==> flow/design.v <==
module fifo #(parameter WIDTH = 592, DEPTH = 4) (
    input  logic                 clk,
    input  logic                 rst_n,
    input  logic                 pop,
    input  logic                 push,
    input  logic [WIDTH-1:0]     write_data,
    output logic [WIDTH-1:0]     read_data,
    output logic                 fifo_full,
    output logic                 fifo_empty
);
    logic [WIDTH-1:0] buffer [0:DEPTH-1];
    logic [$clog2(DEPTH)-1:0] read_pointer, write_pointer;
    logic [$clog2(DEPTH):0]   count;
    assign fifo_empty = (count == 0);
    assign fifo_full  = (count == DEPTH);
    assign read_data = buffer[read_pointer];
    always_ff @(posedge clk or negedge rst_n) begin
        if (!rst_n)
            count <= 0;
        else if (push && !fifo_full && !(pop && !fifo_empty))
            count <= count + 1;
        else if (pop && !fifo_empty && !(push && !fifo_full))
            count <= count - 1;
    end
    always_ff @(posedge clk or negedge rst_n) begin
        if (!rst_n) begin
            write_pointer <= 0;
            for (int k = 0; k < DEPTH; k++)
                buffer[k] <= 0;
        end 
        else if (push && !fifo_full) begin
            buffer[write_pointer] <= write_data;
            if (write_pointer == DEPTH-1)
                write_pointer <= 0;          
            else
                write_pointer <= write_pointer + 1;
        end
    end
    always_ff @(posedge clk or negedge rst_n) begin
        if (!rst_n) begin
            read_pointer <= 0;
        end
        else if (pop && !fifo_empty) begin
            if (read_pointer == DEPTH-1)
                read_pointer <= 0;           
            else
                read_pointer <= read_pointer + 1;
        end
    end
endmodule
module header_parser (
	input  logic         clk,
	input  logic         rst_n,
	input  logic         beat_valid,    
	input  logic [7:0]   beat_data,
	input  logic         beat_last,     
	output logic         meta_valid,    
	output logic [367:0] metadata
	);
localparam HDR_BYTES = 48;
logic [7:0]  hdr [0:HDR_BYTES-1];
logic [15:0] byte_cnt;                      
always_ff @(posedge clk or negedge rst_n) begin
	if (!rst_n) begin
		byte_cnt <= 0;
		for (int k = 0; k < HDR_BYTES; k++)
			hdr[k] <= 0;
	end
	else if (beat_valid) begin
		if (beat_last) begin
			byte_cnt <= 0;
			for (int k = 0; k < HDR_BYTES; k++)
				hdr[k] <= 0;
		end
		else begin
			for (int k = 0; k < HDR_BYTES; k++)
				if (byte_cnt == k)
					hdr[k] <= beat_data;
			if (byte_cnt != 16'hFFFF)
				byte_cnt <= byte_cnt + 1;
		end
	end
end
logic [7:0] h [0:HDR_BYTES-1];
genvar i;
generate
	for (i = 0; i < HDR_BYTES; i++) begin : BYPASS
		assign h[i] = (beat_valid && byte_cnt == i) ? beat_data : hdr[i];
	end
endgenerate
logic [47:0]  dest_mac, src_mac;
logic [15:0]  eth_type, total_length;
logic [3:0]   version, ihl;
logic [7:0]   protocol;
logic [31:0]  src_ip, dest_ip;
logic [111:0] payload;
logic [15:0]  pkt_bytes;
logic [15:0]  csum;
logic [15:0]  flags;
assign dest_mac     = {h[0], h[1], h[2], h[3], h[4], h[5]};
assign src_mac      = {h[6], h[7], h[8], h[9], h[10], h[11]};
assign eth_type     = {h[12], h[13]};
assign version      = h[14][7:4];
assign ihl          = h[14][3:0];
assign total_length = {h[16], h[17]};
assign protocol     = h[23];
assign src_ip       = {h[26], h[27], h[28], h[29]};
assign dest_ip      = {h[30], h[31], h[32], h[33]};
generate
	for (i = 0; i < 14; i++) begin : PAY
		assign payload[8*i +: 8] = h[34+i];
	end
endgenerate
assign pkt_bytes = (byte_cnt == 16'hFFFF) ? 16'hFFFF : byte_cnt + 16'd1;
logic [19:0] word_sum;
logic [16:0] fold1;
always_comb begin
	word_sum = 0;
	for (int w = 0; w < 10; w++)
		word_sum = word_sum + {4'b0, h[14+2*w], h[15+2*w]};
end
assign fold1 = {1'b0, word_sum[15:0]} + {13'b0, word_sum[19:16]};
assign csum  = fold1[15:0] + {15'b0, fold1[16]};
logic is_ipv4, is_ipv6, is_short, csum_ok, len_ok;
assign is_ipv4  = (eth_type == 16'h0800);
assign is_ipv6  = (eth_type == 16'h86DD);
assign is_short = (pkt_bytes < HDR_BYTES);
assign csum_ok  = is_ipv4 && (version == 4'd4) && (ihl == 4'd5) && (csum == 16'hFFFF);
assign len_ok   = is_ipv4 && ({1'b0, total_length} + 17'd14 == {1'b0, pkt_bytes});
assign flags    = {11'b0, len_ok, csum_ok, is_short, is_ipv6, is_ipv4};
assign meta_valid = beat_valid && beat_last;
assign metadata   = {flags, csum, pkt_bytes, payload, dest_ip, src_ip,
                     protocol, total_length, version, ihl, eth_type,
                     src_mac, dest_mac};
endmodule
module packet_parser (
	input  logic         clk,
	input  logic         rst_n,       
	input  logic         s_tvalid,
	input  logic [7:0]   s_tdata,
	input  logic         s_tlast,
	output logic         s_tready,
	output logic         m_tvalid,
	input  logic         m_tready,
	output logic [367:0] m_tdata
	);
localparam METADATA_WIDTH = 368;
logic                      fifo_full, fifo_empty;
logic                      push;
logic [METADATA_WIDTH-1:0] write_data;
assign s_tready = !fifo_full;
header_parser parser (
	.clk        (clk),
	.rst_n      (rst_n),
	.beat_valid (s_tvalid && s_tready),
	.beat_data  (s_tdata),
	.beat_last  (s_tlast),
	.meta_valid (push),
	.metadata   (write_data)
);
fifo #(.WIDTH(METADATA_WIDTH), .DEPTH(4)) meta_fifo (
	.clk        (clk),
	.rst_n      (rst_n),
	.pop        (m_tready),
	.push       (push),
	.write_data (write_data),
	.read_data  (m_tdata),
	.fifo_full  (fifo_full),
	.fifo_empty (fifo_empty)
);
assign m_tvalid = !fifo_empty;
endmodule
# Step by step through the tools: packet_parser
# What the tools print for packet_parser, step after step.
# Lines are those of the file above, counted from 1.
# Library cell names are shortened.
setup:
  top: "packet_parser"
  clock_port: "clk"
  library: "sky130hd"
  lib_corner: "tt_025C_1v80"

# Word level
# Source: Yosys, flattened and elaborated. Widths are those after wreduce. Registers that Yosys merges into a memory's read port (data or address) are not register bits. Print and check cells do not count.
word_totals:
  register_bits: 1835
  inputBits: 13
  out_inout_bits: 370
  elab_cells: 458
classes:
  n_addsub: 18
  cmp: 1
  eq_ne: 62
  muxes: 152
  n_reduce_logical: 169
op_table:
  columns: ["op", "n"]
  rows:
  - ["case mux 368 bit (select 4 bit)", 1]
  - ["2-to-1 mux 8 bit", 144]
  - ["== test 16 x 5 -> 1 bit (second input constant)", 16]
  - ["== test 16 x 6 -> 1 bit (second input constant)", 16]
  - ["adder 20 x 16 -> 20 bit", 8]
  - ["== test 16 x 4 -> 1 bit (second input constant)", 8]
  - ["AND reduction 2 bit", 53]
  - ["nonzero test 2 bit", 50]
  - ["== test 16 x 3 -> 1 bit (second input constant)", 4]
  - ["logical AND 1 bit", 58]
  - ["== test 16 bit (second input constant)", 3]
  - ["2-to-1 mux 16 bit", 3]
  - ["adder 16 x 1 -> 16 bit (second input constant)", 2]
  - ["== test 16 x 2 -> 1 bit (second input constant)", 2]
  - ["adder 16 x 16 -> 17 bit", 1]
  - ["adder 16 x 4 -> 17 bit", 1]
  - ["adder 16 x 4 -> 17 bit (second input constant)", 1]
  - ["== test 17 x 16 -> 1 bit", 1]
  - ["adder 16 x 1 -> 16 bit", 1]
  - ["== test 16 x 1 -> 1 bit (second input constant)", 1]
  - ["== test 16 x 12 -> 1 bit (second input constant)", 1]
  - ["!= test 16 bit (second input constant)", 1]
  - ["< comparator 16 x 6 -> 1 bit (second input constant)", 1]
  - ["logical NOT 16 bit", 1]
  - ["== test 2 bit (second input constant)", 4]
  - ["== test 4 x 3 -> 1 bit (second input constant)", 2]
  - ["2-to-1 mux 3 bit", 2]
  - ["logical NOT 1 bit", 4]
# Not listed: further kinds 8, cells in them 12.

# Logic depth
# Yosys ltp: most cells in a row. Word level: on the elaborated netlist, between registers, memories and ports. Mapped: between sequential cells and ports; inverters and the memories' decode and read muxes count.
depth:
  depth_word: 18
  abc_area: 0
  mapped_depth: 54
  mapped_depth_nobuf: 52

# Mapped cells and area
# The flow's flattened synthesis, as Yosys stat reports it; memories are mapped. The netlist is that of the ABC_AREA named above (0 if unset); the other value can give another one.
types:
  columns: ["type", "n", "type_area_um2"]
  rows:
  - ["dfrtp_1", 1835, 4.59E+04]
  - ["mux2i_1", 736, 7.37E+03]
  - ["o21ai_0", 1428, 7.15E+03]
  - ["nand2_1", 1497, 5.62E+03]
  - ["a222oi_1", 357, 3.57E+03]
  - ["fa_1", 114, 2.28E+03]
  - ["clkbuf_1", 596, 2.24E+03]
  - ["inv_1", 519, 1.95E+03]
  - ["o22a_1", 220, 1.93E+03]
  - ["nor2_1", 297, 1.11E+03]
  - ["a21oi_1", 190, 950.912]
  - ["ha_1", 55, 688.16]
  - ["xnor2_1", 64, 560.538]
  - ["mux2_2", 49, 551.779]
  - ["nand3_1", 43, 215.206]
  - ["xor2_1", 23, 201.443]
  - ["a21o_1", 22, 165.158]
  - ["nor3_1", 31, 155.149]
# Not listed: further types 67, cells in them 299.
synth_totals:
  stdcells: 8375
  mapped_area_um2: 84682.5
  seqArea_um2: 45919.0
  flip_flops: 1835
  buffers: 658
# By module: a second synthesis without flattening, with its own total; a netlist apart from the flattened one above.
unflattened:
  cells_unflattened: 7483
  area_unflattened_um2: 90319.1
# Rows give one instance, submodules left out.
modules:
  columns: ["mod", "instances", "cells", "mod_area_um2", "seq_area_um2"]
  rows:
  - ["fifo", 1, 4868, 64607.0, 37010.5]
  - ["header_parser", 1, 2612, 25698.4, 10009.6]
  - ["packet_parser", 1, 3, 13.8, 0.0]

# Timing after synthesis
# Source: OpenSTA report_checks on the synthesized netlist (no wires, ideal clock, input and output delay 20% of the period each), path of least setup slack; recovery checks are left aside. Register names are those of the netlist, which keeps one name where synthesis merged equal registers.
synth_path:
  kind: "input -> register"
  startpoint: "input port s_tvalid"
  endpoint: "register meta_fifo.buffer[1][355]"
  tclk_ns: 13.5
  input_delay_ns: 2.700
  setup_ns: 0.077
  t_first_pin_ns: 2.700
  t_arrival_ns: 13.941
  required_time_ns: 13.423
  slack_ns: -0.518
  path_delay_ns: 11.318
  stages: 48
  path_buffers: 2
  synth_period_reached_ns: 14.018
# "path_delay_ns" is the arrival time less input delay plus setup time.
# "stages" counts driving pins, that of a launching flip-flop among them; a cell with two outputs on the path counts twice.
# "synth_period_reached_ns" is the clock period less the worst setup slack; recovery checks do not enter. This is arithmetic on one report: input and output delays are still those of the set period (20% each).
# Between the ends stands the longest chain of elaborated cells between them, by number of cells; it is not shown to be the way that was timed. Of several equally long chains one is given.
# Each line given opens the expression or statement behind the cell; cells for indexed reads and writes are added by Yosys, which also makes memories of some case tables.
synth_between:
  path_cell_list: "nand4_1 > nor3_1 > clkbuf_1 > mux2i_1 > fa_1 > inv_1 > a21o_1 > maj3_1 > o22ai_1 > o31ai_1 > a21oi_1 > o21bai_1 > a21o_1 > a21oi_1 > xor2_1 > fa_1 > fa_1 > fa_1 > [... 12 more ...] > nor2_1 > ha_1 > a21oi_1 > a21o_1 > or4_1 > clkbuf_1 > nor4_1 > ha_1 > ha_1 > o211ai_1 > nor2_1 > xnor2_1 > or4_1 > or4b_1 > nor4b_1 > and4_1 > nand4b_2 > o21ai_1"
  elab_chain_len: 16
  cone_cells: 66
  classes_between: "add/sub: 11; eq/ne: 4; mux: 22; reduce/logical: 29"
synth_lines:
  columns: ["element", "line", "source"]
  rows:
  - ["start: declaration", 139, "input logic s_tvalid,"]
  - ["logical AND 1 bit", 155, ".beat_valid (s_tvalid && s_tready),"]
  - ["logical AND 1 bit", 88, "assign h[i] = (beat_valid && byte_cnt == i) ? beat_data : hdr[i];"]
  - ["2-to-1 mux 8 bit", 88, null]
  - ["adder 16 x 16 -> 17 bit", 120, "word_sum = word_sum + {4'b0, h[14+2*w], h[15+2*w]};"]
  - ["adder 20 x 16 -> 20 bit x8", 120, null]
  - ["adder 16 x 4 -> 17 bit", 122, "assign fold1 = {1'b0, word_sum[15:0]} + {13'b0, word_sum[19:16]};"]
  - ["adder 16 x 1 -> 16 bit", 123, "assign csum  = fold1[15:0] + {15'b0, fold1[16]};"]
  - ["== test 16 bit", 128, "assign csum_ok  = is_ipv4 && (version == 4'd4) && (ihl == 4'd5) && (csum == 16'hFFFF);"]
  - ["logical AND 1 bit", 128, null]
  - ["end: assignment", 29, "buffer[k] <= 0;"]
  - ["end: assignment", 32, "buffer[write_pointer] <= write_data;"]
  - ["end: declaration", 11, "logic [WIDTH-1:0] buffer [0:DEPTH-1];"]

# Worst path after layout
# Path of least setup slack in the final report of flow run A (OpenROAD, finished layout, wires in). Where an end is a register, its clock arrival counts in the times.
layout_path:
  kind: "input -> register"
  startpoint: "input port s_tvalid"
  endpoint: "register meta_fifo.buffer[2][355]"
  tclk_ns: 11.3
  input_delay_ns: 2.26
  setup_ns: 0.07
  t_first_pin_ns: 2.26
  t_arrival_ns: 12.82
  required_time_ns: 12.08
  slack_ns: -0.73
  stages: 48
  path_buffers: 2
# Between the ends stands the longest chain of elaborated cells between them, by number of cells; it is not shown to be the way that was timed. Of several equally long chains one is given.
layout_between:
  path_cell_list: "buf_12 > nand4_1 > nor3_4 > mux2i_2 > inv_1 > ha_2 > inv_2 > fa_2 > inv_1 > a21o_1 > maj3_2 > o22ai_4 > o31ai_4 > a21oi_2 > o21bai_1 > a21o_1 > a21oi_2 > xor2_1 > [... 12 more ...] > a21oi_2 > buf_4 > xnor2_4 > fa_2 > nand3_2 > a21o_1 > or4_4 > nor4_4 > ha_4 > ha_4 > xnor2_2 > or3_1 > or4_4 > or4b_4 > nor4b_4 > and4_4 > nand4b_4 > o21ai_1"
  elab_chain_len: 16
  cone_cells: 66
  classes_between: "add/sub: 11; eq/ne: 4; mux: 22; reduce/logical: 29"
layout_lines:
  columns: ["element", "line", "source"]
  rows:
  - ["start: declaration", 139, "input logic s_tvalid,"]
  - ["logical AND 1 bit", 155, ".beat_valid (s_tvalid && s_tready),"]
  - ["logical AND 1 bit", 88, "assign h[i] = (beat_valid && byte_cnt == i) ? beat_data : hdr[i];"]
  - ["2-to-1 mux 8 bit", 88, null]
  - ["adder 16 x 16 -> 17 bit", 120, "word_sum = word_sum + {4'b0, h[14+2*w], h[15+2*w]};"]
  - ["adder 20 x 16 -> 20 bit x8", 120, null]
  - ["adder 16 x 4 -> 17 bit", 122, "assign fold1 = {1'b0, word_sum[15:0]} + {13'b0, word_sum[19:16]};"]
  - ["adder 16 x 1 -> 16 bit", 123, "assign csum  = fold1[15:0] + {15'b0, fold1[16]};"]
  - ["== test 16 bit", 128, "assign csum_ok  = is_ipv4 && (version == 4'd4) && (ihl == 4'd5) && (csum == 16'hFFFF);"]
  - ["logical AND 1 bit", 128, null]
  - ["end: assignment", 29, "buffer[k] <= 0;"]
  - ["end: assignment", 32, "buffer[write_pointer] <= write_data;"]
  - ["end: declaration", 11, "logic [WIDTH-1:0] buffer [0:DEPTH-1];"]
# Some nets on the timed path still bear RTL names; the line given drives or declares the net.
layout_nets:
  columns: ["net", "line"]
  rows:
  - ["meta_fifo.write_data[120]", 88]

# Record of 3 stored runs of the RTL-to-layout flow on packet_parser, platform sky130hd. The runs are unordered. Constraints: input delay and output delay 20% of the set period each, output load 0.01 pF.
# "achievedPeriod_ns" = clock period - worst setup slack. The figure is calculated, with input and output delays left at 20% of the set period.
# By "design_power_uw" is meant OpenSTA's value without simulated activity: inputs other than the clock are taken to toggle once in ten clock periods, and the tool carries that through the logic.
runs:
  - name: "flow run A"
    settings:
      CELL_PAD_IN_SITES_GLOBAL_PLACEMENT: 1
      CORE_MARGIN: 6
      CORE_UTILIZATION: 27
      CTS_CLUSTER_DIAMETER: 135
      CTS_CLUSTER_SIZE: 35
      GPL_ROUTABILITY_DRIVEN: 1
      GPL_TIMING_DRIVEN: 1
      MIN_ROUTING_LAYER: "met2"
      PLACE_DENSITY_LB_ADDON: 0.06
      SETUP_SLACK_MARGIN: 2.81
      SLEW_MARGIN: 10
      period_ns: 11.3
      CAP_MARGIN: 20
    results:
      achievedPeriod_ns: 12.035
      design_power_uw: 14799
      utilization_pct: 31.7
      die_footprint_um2: 327224.0
      worst_setup_slack_ns: -0.735
      ys_area_um2: 84682.5
      final_hold_ws_ns: 0.491
      fin_tns_ns: -6.750
  - name: "flow run B"
    settings:
      ABC_AREA: 1
      CELL_PAD_IN_SITES_GLOBAL_PLACEMENT: 0
      CORE_MARGIN: 9
      CORE_UTILIZATION: 52
      CTS_CLUSTER_DIAMETER: 162
      PLACE_DENSITY: 0.8
      TNS_END_PERCENT: 95
      period_ns: 8.1
      CAP_MARGIN: 20
      SLEW_MARGIN: 20
    results:
      achievedPeriod_ns: 10.095
      design_power_uw: 35529
      utilization_pct: 62.5
      die_footprint_um2: 182056.0
      worst_setup_slack_ns: -1.995
      ys_area_um2: 86850.8
      final_hold_ws_ns: 0.478
      fin_tns_ns: -95.168
  - name: "flow run C"
    settings:
      CORE_UTILIZATION: 40
      PLACE_DENSITY: 0.6
      period_ns: 13.3
      CAP_MARGIN: 20
      CORE_MARGIN: 2
      SLEW_MARGIN: 20
    results:
      achievedPeriod_ns: 12.767
      design_power_uw: 14824
      utilization_pct: 47.5
      die_footprint_um2: 215403.0
      worst_setup_slack_ns: 0.533
      ys_area_um2: 84682.5
      final_hold_ws_ns: 0.475
      fin_tns_ns: 0.000
